==> flow/design.v <==
module s_box (
    input [3:0] i_sb, output [3:0] o_sb
);
    assign o_sb[0] = (!i_sb[3]&!i_sb[2]&i_sb[1]) | (!i_sb[2]&i_sb[1]&i_sb[0]) 
    | (!i_sb[3]&i_sb[2]&!i_sb[1]) | (i_sb[2]&!i_sb[1]&i_sb[0]) | 
    (i_sb[3]&!i_sb[2]&!i_sb[1]&!i_sb[0]) | (i_sb[3]&i_sb[2]&i_sb[1]&!i_sb[0]);
    assign o_sb[1] = (!i_sb[3]&!i_sb[2]&!i_sb[0]) | (!i_sb[3]&!i_sb[1]&!i_sb[0]) | (i_sb[2]&i_sb[1]&i_sb[0]) 
| (i_sb[3]&!i_sb[2]&i_sb[0]) | (i_sb[3]&i_sb[2]&i_sb[1]);
    assign o_sb[2] = (!i_sb[3]&!i_sb[2]&!i_sb[1]) | (!i_sb[2]&!i_sb[1]&!i_sb[0]) | (!i_sb[3]&i_sb[2]&!i_sb[0]) 
| (i_sb[3]&i_sb[1]&i_sb[0]) | (i_sb[3]&i_sb[2]&i_sb[0]);
    assign o_sb[3] = (!i_sb[3]&!i_sb[2]&!i_sb[0]) | (!i_sb[3]&i_sb[1]&!i_sb[0]) | (!i_sb[3]&i_sb[2]&i_sb[0]) 
| (i_sb[3]&!i_sb[1]&!i_sb[0]) | (i_sb[3]&!i_sb[2]&i_sb[1]&i_sb[0]);
endmodule
module block_shuffle (
    input [15:0] i_bs, output [15:0] o_bs
);
    assign o_bs = {i_bs[7:4], i_bs[3:0], i_bs[15:12], i_bs[11:8]};
endmodule
module round_permutation #(
    parameter [5:0] shift = 5'b0000,
    parameter [7:0] data_length = 8'd16
)(
    input [data_length - 1:0] i_rp,  output [data_length - 1:0] o_rp
); 
assign o_rp = (i_rp << shift) | (i_rp >> (data_length - shift));
endmodule
module key_scheduler (
    input clk, rst, input [4:0] round_counter, input [79:0] i_ks_oldkey, output [79:0] o_ks_newkey 
);
    wire [79:0] level_shift;
    wire [79:0] level_sbox;
    wire [4:0] xor_rc;
    round_permutation #(.shift(13), .data_length(80)) rp (.i_rp(i_ks_oldkey), .o_rp(level_shift));
    s_box sb(.i_sb(level_shift[3:0]), .o_sb(level_sbox[3:0]));
    assign level_sbox[79:4] = level_shift[79:4];
    assign xor_rc = level_sbox[63:59]^(round_counter -1);
    assign o_ks_newkey = {level_sbox[79:64], xor_rc, level_sbox[58:0]};
endmodule
module dec_s_box (
    input [3:0] i_sb, output reg [3:0] o_sb 
);
    always @(*) begin
        case(i_sb)
        4'h0: o_sb = 4'hA;
        4'h1: o_sb = 4'h3;
        4'h2: o_sb = 4'h9;
        4'h3: o_sb = 4'hE;
        4'h4: o_sb = 4'h1;
        4'h5: o_sb = 4'hD;
        4'h6: o_sb = 4'hF;
        4'h7: o_sb = 4'h4;
        4'h8: o_sb = 4'hC;
        4'h9: o_sb = 4'h5;
        4'hA: o_sb = 4'h7;
        4'hB: o_sb = 4'h2;
        4'hC: o_sb = 4'h6;
        4'hD: o_sb = 4'h8;
        4'hE: o_sb = 4'h0;
        4'hF: o_sb = 4'hB;
        endcase
    end
endmodule
module dec_block_shuffle (
    input [15:0] i_bs, output [15:0] o_bs
);
    block_shuffle bs (i_bs, o_bs);
endmodule
module dec_round_permutation #(
    parameter [5:0] shift = 5'b0000,
    parameter [7:0] data_length = 8'd16
)(
    input [data_length - 1:0] i_rp,  output [data_length - 1:0] o_rp
); 
    assign o_rp = (i_rp >> shift) | (i_rp << (data_length - shift));
endmodule
module dec_XOR_layer (
    input [63:0] i_xor, output [63:0] o_xor
);
    assign o_xor = {(i_xor[63:48]^i_xor[47:32]), (i_xor[47:32]^i_xor[31:16]^i_xor[15:0]),(i_xor[63:48]^i_xor[47:32]^i_xor[31:16]), (i_xor[31:16]^i_xor[15:0])};
endmodule
module dec_permutation_layer (
    input [63:0] i_pl, output [63:0] o_pl
);
    wire [63:0] rp2bs;
    wire [63:0] xor2rp;
    dec_XOR_layer xl(.i_xor(i_pl), .o_xor(xor2rp));
            dec_round_permutation #(.shift(1), .data_length(16)) rp0(.i_rp(xor2rp[(16*0 + 15):16*0]), .o_rp(rp2bs[15:0]));
            dec_round_permutation #(.shift(4), .data_length(16)) rp1(.i_rp(xor2rp[(16*1 + 15):16*1]), .o_rp(rp2bs[(16 + 15):16*1]));
            dec_round_permutation #(.shift(7), .data_length(16)) rp2(.i_rp(xor2rp[(16*2 + 15):16*2]), .o_rp(rp2bs[(16*2 + 15):16*2]));
            dec_round_permutation #(.shift(9), .data_length(16)) rp3(.i_rp(xor2rp[(16*3 + 15):16*3]), .o_rp(rp2bs[(16*3 + 15):16*3]));
    genvar i;
    generate
        for (i = 0; i < 4; i = i +1 ) begin
            dec_block_shuffle bs(.i_bs(rp2bs[(16*i + 15):16*i]), .o_bs(o_pl[(16*i + 15):16*i]));
        end
    endgenerate
endmodule
module dec_add_round_key (
    input [63:0] i_ark_cipher, input [63:0] i_ark_key,
    output [63:0] o_ark_msg
);
    wire [63:0] sb2xor;
    wire [63:0] pl2sb;
    dec_permutation_layer pl(.i_pl(i_ark_cipher), .o_pl(pl2sb));
    genvar j;
    generate    
    for(j=0; j < 16; j = j + 1) begin
            dec_s_box sb(.i_sb(pl2sb[(4*j + 3):4*j]), .o_sb(sb2xor[(4*j + 3):4*j]));
        end
    endgenerate
    assign o_ark_msg = i_ark_key ^ sb2xor;
endmodule
module dec_key_scheduler (
    input clk, rst, input [4:0] round_counter, input [79:0] i_ks_oldkey, output [79:0] o_ks_newkey 
);
    wire [79:0] level_shift;
    wire [79:0] level_sbox;
    wire [4:0] xor_rc;
    assign {level_sbox[79:64], xor_rc, level_sbox[58:0]} = i_ks_oldkey;
    assign level_sbox[63:59] = xor_rc ^(round_counter -1);
    assign level_shift[79:4] = level_sbox[79:4];
    dec_s_box sb(.i_sb(level_sbox[3:0]), .o_sb(level_shift[3:0]));
    dec_round_permutation #(.shift(13), .data_length(80)) rp (.i_rp(level_shift), .o_rp(o_ks_newkey));
endmodule
module boron_dec (
    input  clk, rst, start, input [63:0] plain_text, input [79:0] master_key,
    output reg done, output reg [63:0] cipher_text
);
    parameter IDLE = 3'b000, KEYGEN = 3'b011, ROUND = 3'b001;
    reg [2:0] reg_sm_main;
    reg [4:0] reg_round_counter;
    reg [63:0] reg_plaintext;
    wire [63:0] reg_nextplaintext;
    reg [79:0] reg_key;
    wire [79:0] reg_nextkey, dec_reg_nextkey;
    key_scheduler ks(.clk(clk), .rst(rst), .round_counter(reg_round_counter), .i_ks_oldkey(reg_key), .o_ks_newkey(reg_nextkey));
    dec_key_scheduler dks(.clk(clk), .rst(rst), .round_counter(reg_round_counter), .i_ks_oldkey(reg_key), .o_ks_newkey(dec_reg_nextkey));
    dec_add_round_key ark(.i_ark_cipher(reg_plaintext), .i_ark_key(dec_reg_nextkey[63:0]), .o_ark_msg(reg_nextplaintext));
    always @(posedge clk ) begin
        if(!rst) begin
            reg_sm_main <= IDLE;
            done <= 1'b0;
        end
        else begin
            done <= 1'b0;
            case (reg_sm_main)
                IDLE:  
                    if(start) begin
                        reg_plaintext <= plain_text;
                        reg_key <= master_key;
                        reg_sm_main <= KEYGEN;
                        reg_round_counter <= 5'd1;
                    end
                    else
                        reg_sm_main <= IDLE;
                KEYGEN:
                    if(reg_round_counter < 25) begin
                        reg_key <= reg_nextkey;
                        reg_round_counter <= reg_round_counter + 1;
                        reg_sm_main <= KEYGEN;
                    end else begin
                        reg_sm_main <= ROUND;
                        reg_plaintext <= (reg_nextkey[63:0] ^ reg_plaintext);
                        reg_key <= reg_nextkey;
                    end
                ROUND:
                    if(reg_round_counter > 1) begin
                        reg_plaintext <= reg_nextplaintext;
                        reg_key <= dec_reg_nextkey;
                        reg_round_counter <= reg_round_counter - 1;
                        reg_sm_main <= ROUND;
                    end
                    else begin
                        cipher_text <= reg_nextplaintext;
                        done <= 1'b1;
                        reg_sm_main <= IDLE;
                    end
                default:
                    reg_sm_main <= IDLE;
            endcase
        end
    end
endmodule
Step by step through the tools: boron_dec
The steps from the RTL of boron_dec to its reports follow in flow order.
Lines are those of the file above, counted from 1.
The mark - stands for no value.
Set-up
  design top: boron_dec
  clock input: clk
  library: sky130hd
  timing corner: tt_025C_1v80

Word-level counts
Source: Yosys, flattened and elaborated, memories not mapped. Widths are those after wreduce. Print and check cells do not count. Equal cells are merged and count once.
Memory sizes are those after Yosys's memory passes, which may raise the word count (mostly to a power of two), join words into wider ones and drop unused or constant bits.
Word-level totals
  register bits after elaboration: 217
  bits in read-only memories: 1088
  word width x clocked read ports: 4
  memories kept: 17
  bits of input ports: 147
  output and inout bits: 65
  cells after elaboration: 128
Memories
  (no name shown): words 16, bits a word 4, read ports 1, write ports 0, RTL line 43  | case(i_sb)
  (no name shown): words 16, bits a word 4, read ports 1, write ports 0, RTL line 43
  (no name shown): words 16, bits a word 4, read ports 1, write ports 0, RTL line 43
  (no name shown): words 16, bits a word 4, read ports 1, write ports 0, RTL line 43
  (no name shown): words 16, bits a word 4, read ports 1, write ports 0, RTL line 43
  (no name shown): words 16, bits a word 4, read ports 1, write ports 0, RTL line 43
Memories not listed: 11.
Cells by class
  add/sub/neg operators: 2
  magnitude comparators: 2
  equal/unequal tests: 6
  muxes and demuxes: 17
  bitwise gates (word level): 67
  reductions and logical operators: 11
Operator list (count)
  parallel mux 80 bit (select 3 bit): 1
  parallel mux 64 bit (select 3 bit): 1
  two-way mux 64 bit: 3
  two-way mux 80 bit: 2
  XOR 64 bit: 2
  XOR 16 bit: 5
  OR 67 x 80 -> 80 bit: 1
  OR 80 x 13 -> 80 bit: 1
  bitwise AND 1 bit: 34
  OR 1 bit: 17
  OR 12 x 16 -> 16 bit: 1
  OR 15 x 16 -> 16 bit: 1
  OR 7 x 16 -> 16 bit: 1
  OR 9 x 16 -> 16 bit: 1
  parallel mux 5 bit (select 3 bit): 1
  two-way mux 5 bit: 3
  XOR 5 bit: 2
  AND reduction 5 bit: 2
  parallel mux 3 bit (select 3 bit): 1
  inequality test 2 bit with constant B: 4
  adder 5 x 1 -> 5 bit with constant B: 1
  subtractor 5 x 1 -> 5 bit with constant B: 1
  > comparator 5 x 1 -> 1 bit with constant B: 1
  less-than comparator 5 bit with constant B: 1
  logical NOT 1 bit: 4
  AND reduction 4 bit: 1
  two-way mux 4 bit: 1
  two-way mux 2 bit: 2
Not listed: further kinds 8, cells in them 9.

Depth
Longest topological path by Yosys (ltp), each cell counted once; first at word level (registers and memories cut), then after technology mapping (sequential cells cut; the memories' decode and read muxes count).
Logic depth
  word-level depth: 12
  ABC_AREA: 1
  gate-level depth with buffers: 16
  mapped depth without buffers: 16

Netlist
The flow's flattened synthesis, as Yosys stat reports it; memories are mapped. The netlist is that of the ABC_AREA named above (0 if unset); the other value can give another one.
Cell types
  sky130_fd_sc_hd__edfxtp_1: count 213, total area 6.4E+03 um^2
  sky130_fd_sc_hd__nand2_1: count 727, total area 2.73E+03 um^2
  sky130_fd_sc_hd__ha_1: count 122, total area 1.53E+03 um^2
  sky130_fd_sc_hd__nand3_1: count 210, total area 1.05E+03 um^2
  sky130_fd_sc_hd__inv_1: count 262, total area 983.443 um^2
  sky130_fd_sc_hd__o21ai_0: count 142, total area 710.682 um^2
  sky130_fd_sc_hd__a22oi_1: count 73, total area 548.026 um^2
  sky130_fd_sc_hd__xor2_1: count 62, total area 543.021 um^2
  sky130_fd_sc_hd__a21oi_1: count 57, total area 285.274 um^2
  sky130_fd_sc_hd__o211ai_1: count 32, total area 240.23 um^2
  sky130_fd_sc_hd__and2_1: count 36, total area 225.216 um^2
  sky130_fd_sc_hd__dfxtp_1: count 8, total area 160.154 um^2
  sky130_fd_sc_hd__buf_2: count 15, total area 75.072 um^2
  sky130_fd_sc_hd__clkbuf_1: count 20, total area 75.072 um^2
  sky130_fd_sc_hd__xnor2_1: count 8, total area 70.067 um^2
  sky130_fd_sc_hd__buf_1: count 17, total area 63.811 um^2
  sky130_fd_sc_hd__nor2_1: count 17, total area 63.811 um^2
  sky130_fd_sc_hd__nand2_2: count 10, total area 62.56 um^2
Other cell types: 24; their cells: 46.
Synthesis totals
  standard cells after synthesis: 2077
  cell area after synthesis: 16136.7 um^2
  sequential part of the area: 6556.3 um^2
  flip-flop cells: 221
  buffers: 55

Path before layout
Path of least setup slack by OpenSTA after synthesis, without wires, with an ideal clock, recovery checks aside; 20% of the period is set as input and as output delay. Where synthesis merged equal registers, the netlist keeps one of their names.
Timing path post-synthesis
  path type: input to register
  start point: input port start
  end point: register reg_plaintext[0]
  clock period: 5000 ps
  input delay: 1000 ps
  library setup time: 486 ps
  time at the first pin: 1000 ps
  arrival: 4086 ps
  data required time: 4514 ps
  setup slack: 428 ps
  delay of the path: 3572 ps
  stages: 6
  buffers on the path: 0
  synthesis period reached: 4572 ps
"delay of the path" = arrival - input delay + setup time.
"stages": output pins that drive a net of the path, with the launching flip-flop's if there is one; two outputs of one cell count as two.
"synthesis period reached" is the clock period less the worst setup slack; recovery checks do not enter. This is arithmetic on one report: input and output delays are still those of the set period (20% each).
Between the ends stands the longest chain of elaborated cells between them, by number of cells; it is not shown to be the way that was timed. Of several equally long chains one is given.
Each line given opens the expression or statement behind the cell; cells for indexed reads and writes are added by Yosys, which also makes memories of some case tables.
A register here has more assigning lines than the two given.
The path ends at the enable pin of a flip-flop; only ways to that pin are counted.
On the way, post-synthesis
  cell sequence: sky130_fd_sc_hd__inv_1 > sky130_fd_sc_hd__nand2_1 > sky130_fd_sc_hd__nand2_1 > sky130_fd_sc_hd__nor2_4 > sky130_fd_sc_hd__nand2_4 > sky130_fd_sc_hd__nor2_1
  cells in the longest elaborated chain: 2
  elaborated cells between the ends (all ways): 2
  source lines of those cells: 0
  those cells by class: eq/ne: 1; reduce/logical: 1
RTL lines, path post-synthesis
  start, declared: RTL line 126  | input  clk, rst, start, input [63:0] plain_text, input [79:0] master_key,
  inequality test 2 bit
  AND reduction 5 bit
  end, assigned: RTL line 149  | reg_plaintext <= plain_text;
  end, assigned: RTL line 163  | reg_plaintext <= (reg_nextkey[63:0] ^ reg_plaintext);
  end, declared: RTL line 132  | reg [63:0] reg_plaintext;

Timing after layout
From the final timing report of record 1: the path of least setup slack in the routed layout; clock arrival at registers is part of the times.
The path's times are printed in steps of 10 ps; the period is the one set.
Timing path post-layout
  path type: input to register
  start point: input port start
  end point: register (name not given)
  clock period: 5760 ps
  input delay: 1150 ps
  library setup time: 100 ps
  time at the first pin: 1150 ps
  arrival: 3670 ps
  data required time: 6240 ps
  setup slack: 2570 ps
  stages: 15
  buffers on the path: 1
Between the ends stands the longest chain of elaborated cells between them, by number of cells; it is not shown to be the way that was timed. Of several equally long chains one is given.
On the way, post-layout
  cell sequence: sky130_fd_sc_hd__clkdlybuf4s50_1 > sky130_fd_sc_hd__inv_1 > sky130_fd_sc_hd__nand2_1 > sky130_fd_sc_hd__nand2_1 > sky130_fd_sc_hd__nor2_4 > sky130_fd_sc_hd__nand2_4 > sky130_fd_sc_hd__inv_4 > sky130_fd_sc_hd__nand2_1 > sky130_fd_sc_hd__nand2_1 > sky130_fd_sc_hd__inv_1 > sky130_fd_sc_hd__ha_1 > sky130_fd_sc_hd__nand3_1 > sky130_fd_sc_hd__nand2_1 > sky130_fd_sc_hd__nand2_1 > sky130_fd_sc_hd__nand2_1
  cells in the longest elaborated chain: 3
  elaborated cells between the ends (all ways): 5
  source lines of those cells: 2
  those cells by class: eq/ne: 1; mux: 3; reduce/logical: 1
RTL lines, path post-layout
  start, declared: RTL line 126  | input  clk, rst, start, input [63:0] plain_text, input [79:0] master_key,
  two-way mux 80 bit: RTL line 148  | if(start) begin
  parallel mux 80 bit (select 3 bit): RTL line 146  | case (reg_sm_main)
  two-way mux 4 bit

Hand-over note for boron_dec

Design boron_dec on sky130hd. What follows are 3 stored runs of the flow, each under its own settings; their order means nothing. The constraints put input and output delay at 20% of the set period each and load the outputs with 0.01 pF.
"clock period reached" = clock period - worst setup slack. The figure is calculated, with input and output delays left at 20% of the set period.
"critical path time" means the part of the period allowed to the worst setup path (the constraints hold back 20% at inputs and 20% at outputs) less its slack; where the path has registers, the arrival times of their clocks count too.
"total power of the final layout" rests on the timing tool's default activity at the inputs, not on a simulated workload.
"critical path time" is known to 10 ps.

==> record 1: settings <==
{ "ABC_AREA": 1, "CELL_PAD_IN_SITES_DETAIL_PLACEMENT": 2, "CORE_ASPECT_RATIO": 1.07, "CORE_MARGIN": 9, "CORE_UTILIZATION": 29, "CTS_CLUSTER_DIAMETER": 170, "GPL_ROUTABILITY_DRIVEN": 0, "GPL_TIMING_DRIVEN": 1, "HOLD_SLACK_MARGIN": 0.16, "MAX_ROUTING_LAYER": "met5", "MIN_ROUTING_LAYER": "met1", "PLACE_DENSITY_LB_ADDON": 0.03, "SETUP_SLACK_MARGIN": 0.43, "TNS_END_PERCENT": 50, "period_ns": 5.76, "CAP_MARGIN": 20, "SLEW_MARGIN": 20 }
==> record 1: results <==
worst hold slack in the final report: 548 ps
worst setup slack after layout: 2574 ps
total power of the final layout: 5.514 mW
post-route setup TNS: 0 ps
die footprint: 64465.0 um^2
Yosys chip area after synthesis: 16136.7 um^2
critical path time: 2030 ps
worst path kind: input to register
clock period reached: 3186 ps
post-layout utilization: 36.2 %
standard-cell area after routing: 19979.2 um^2

==> record 2: settings <==
{ "ABC_AREA": 1, "CAP_MARGIN": 5, "CELL_PAD_IN_SITES_DETAIL_PLACEMENT": 2, "CELL_PAD_IN_SITES_GLOBAL_PLACEMENT": 2, "CORE_UTILIZATION": 53, "CTS_CLUSTER_DIAMETER": 224, "CTS_CLUSTER_SIZE": 52, "GPL_ROUTABILITY_DRIVEN": 1, "GPL_TIMING_DRIVEN": 0, "MAX_ROUTING_LAYER": "met4", "SETUP_SLACK_MARGIN": 0.22, "SLEW_MARGIN": 0, "TNS_END_PERCENT": 20, "period_ns": 3.99, "CORE_MARGIN": 2 }
==> record 2: results <==
unfinished; error GPL-0301 in placement

==> record 3: settings <==
{ "ABC_AREA": 1, "CAP_MARGIN": 40, "CELL_PAD_IN_SITES_DETAIL_PLACEMENT": 0, "CELL_PAD_IN_SITES_GLOBAL_PLACEMENT": 0, "CORE_ASPECT_RATIO": 0.75, "CORE_UTILIZATION": 45, "CTS_CLUSTER_SIZE": 68, "MIN_ROUTING_LAYER": "met1", "PLACE_DENSITY_LB_ADDON": 0.1, "SLEW_MARGIN": 25, "TNS_END_PERCENT": 65, "period_ns": 2.56, "CORE_MARGIN": 2 }
==> record 3: results <==
standard-cell area after routing: 20144.3 um^2
worst hold slack in the final report: 556 ps
post-layout utilization: 56.6 %
die footprint: 37405.8 um^2
worst setup slack after layout: 100 ps
Yosys chip area after synthesis: 16136.7 um^2
total power of the final layout: 11.998 mW
critical path time: 2460 ps
worst path kind: register to register
clock period reached: 2460 ps
post-route setup TNS: 0 ps

End of note.
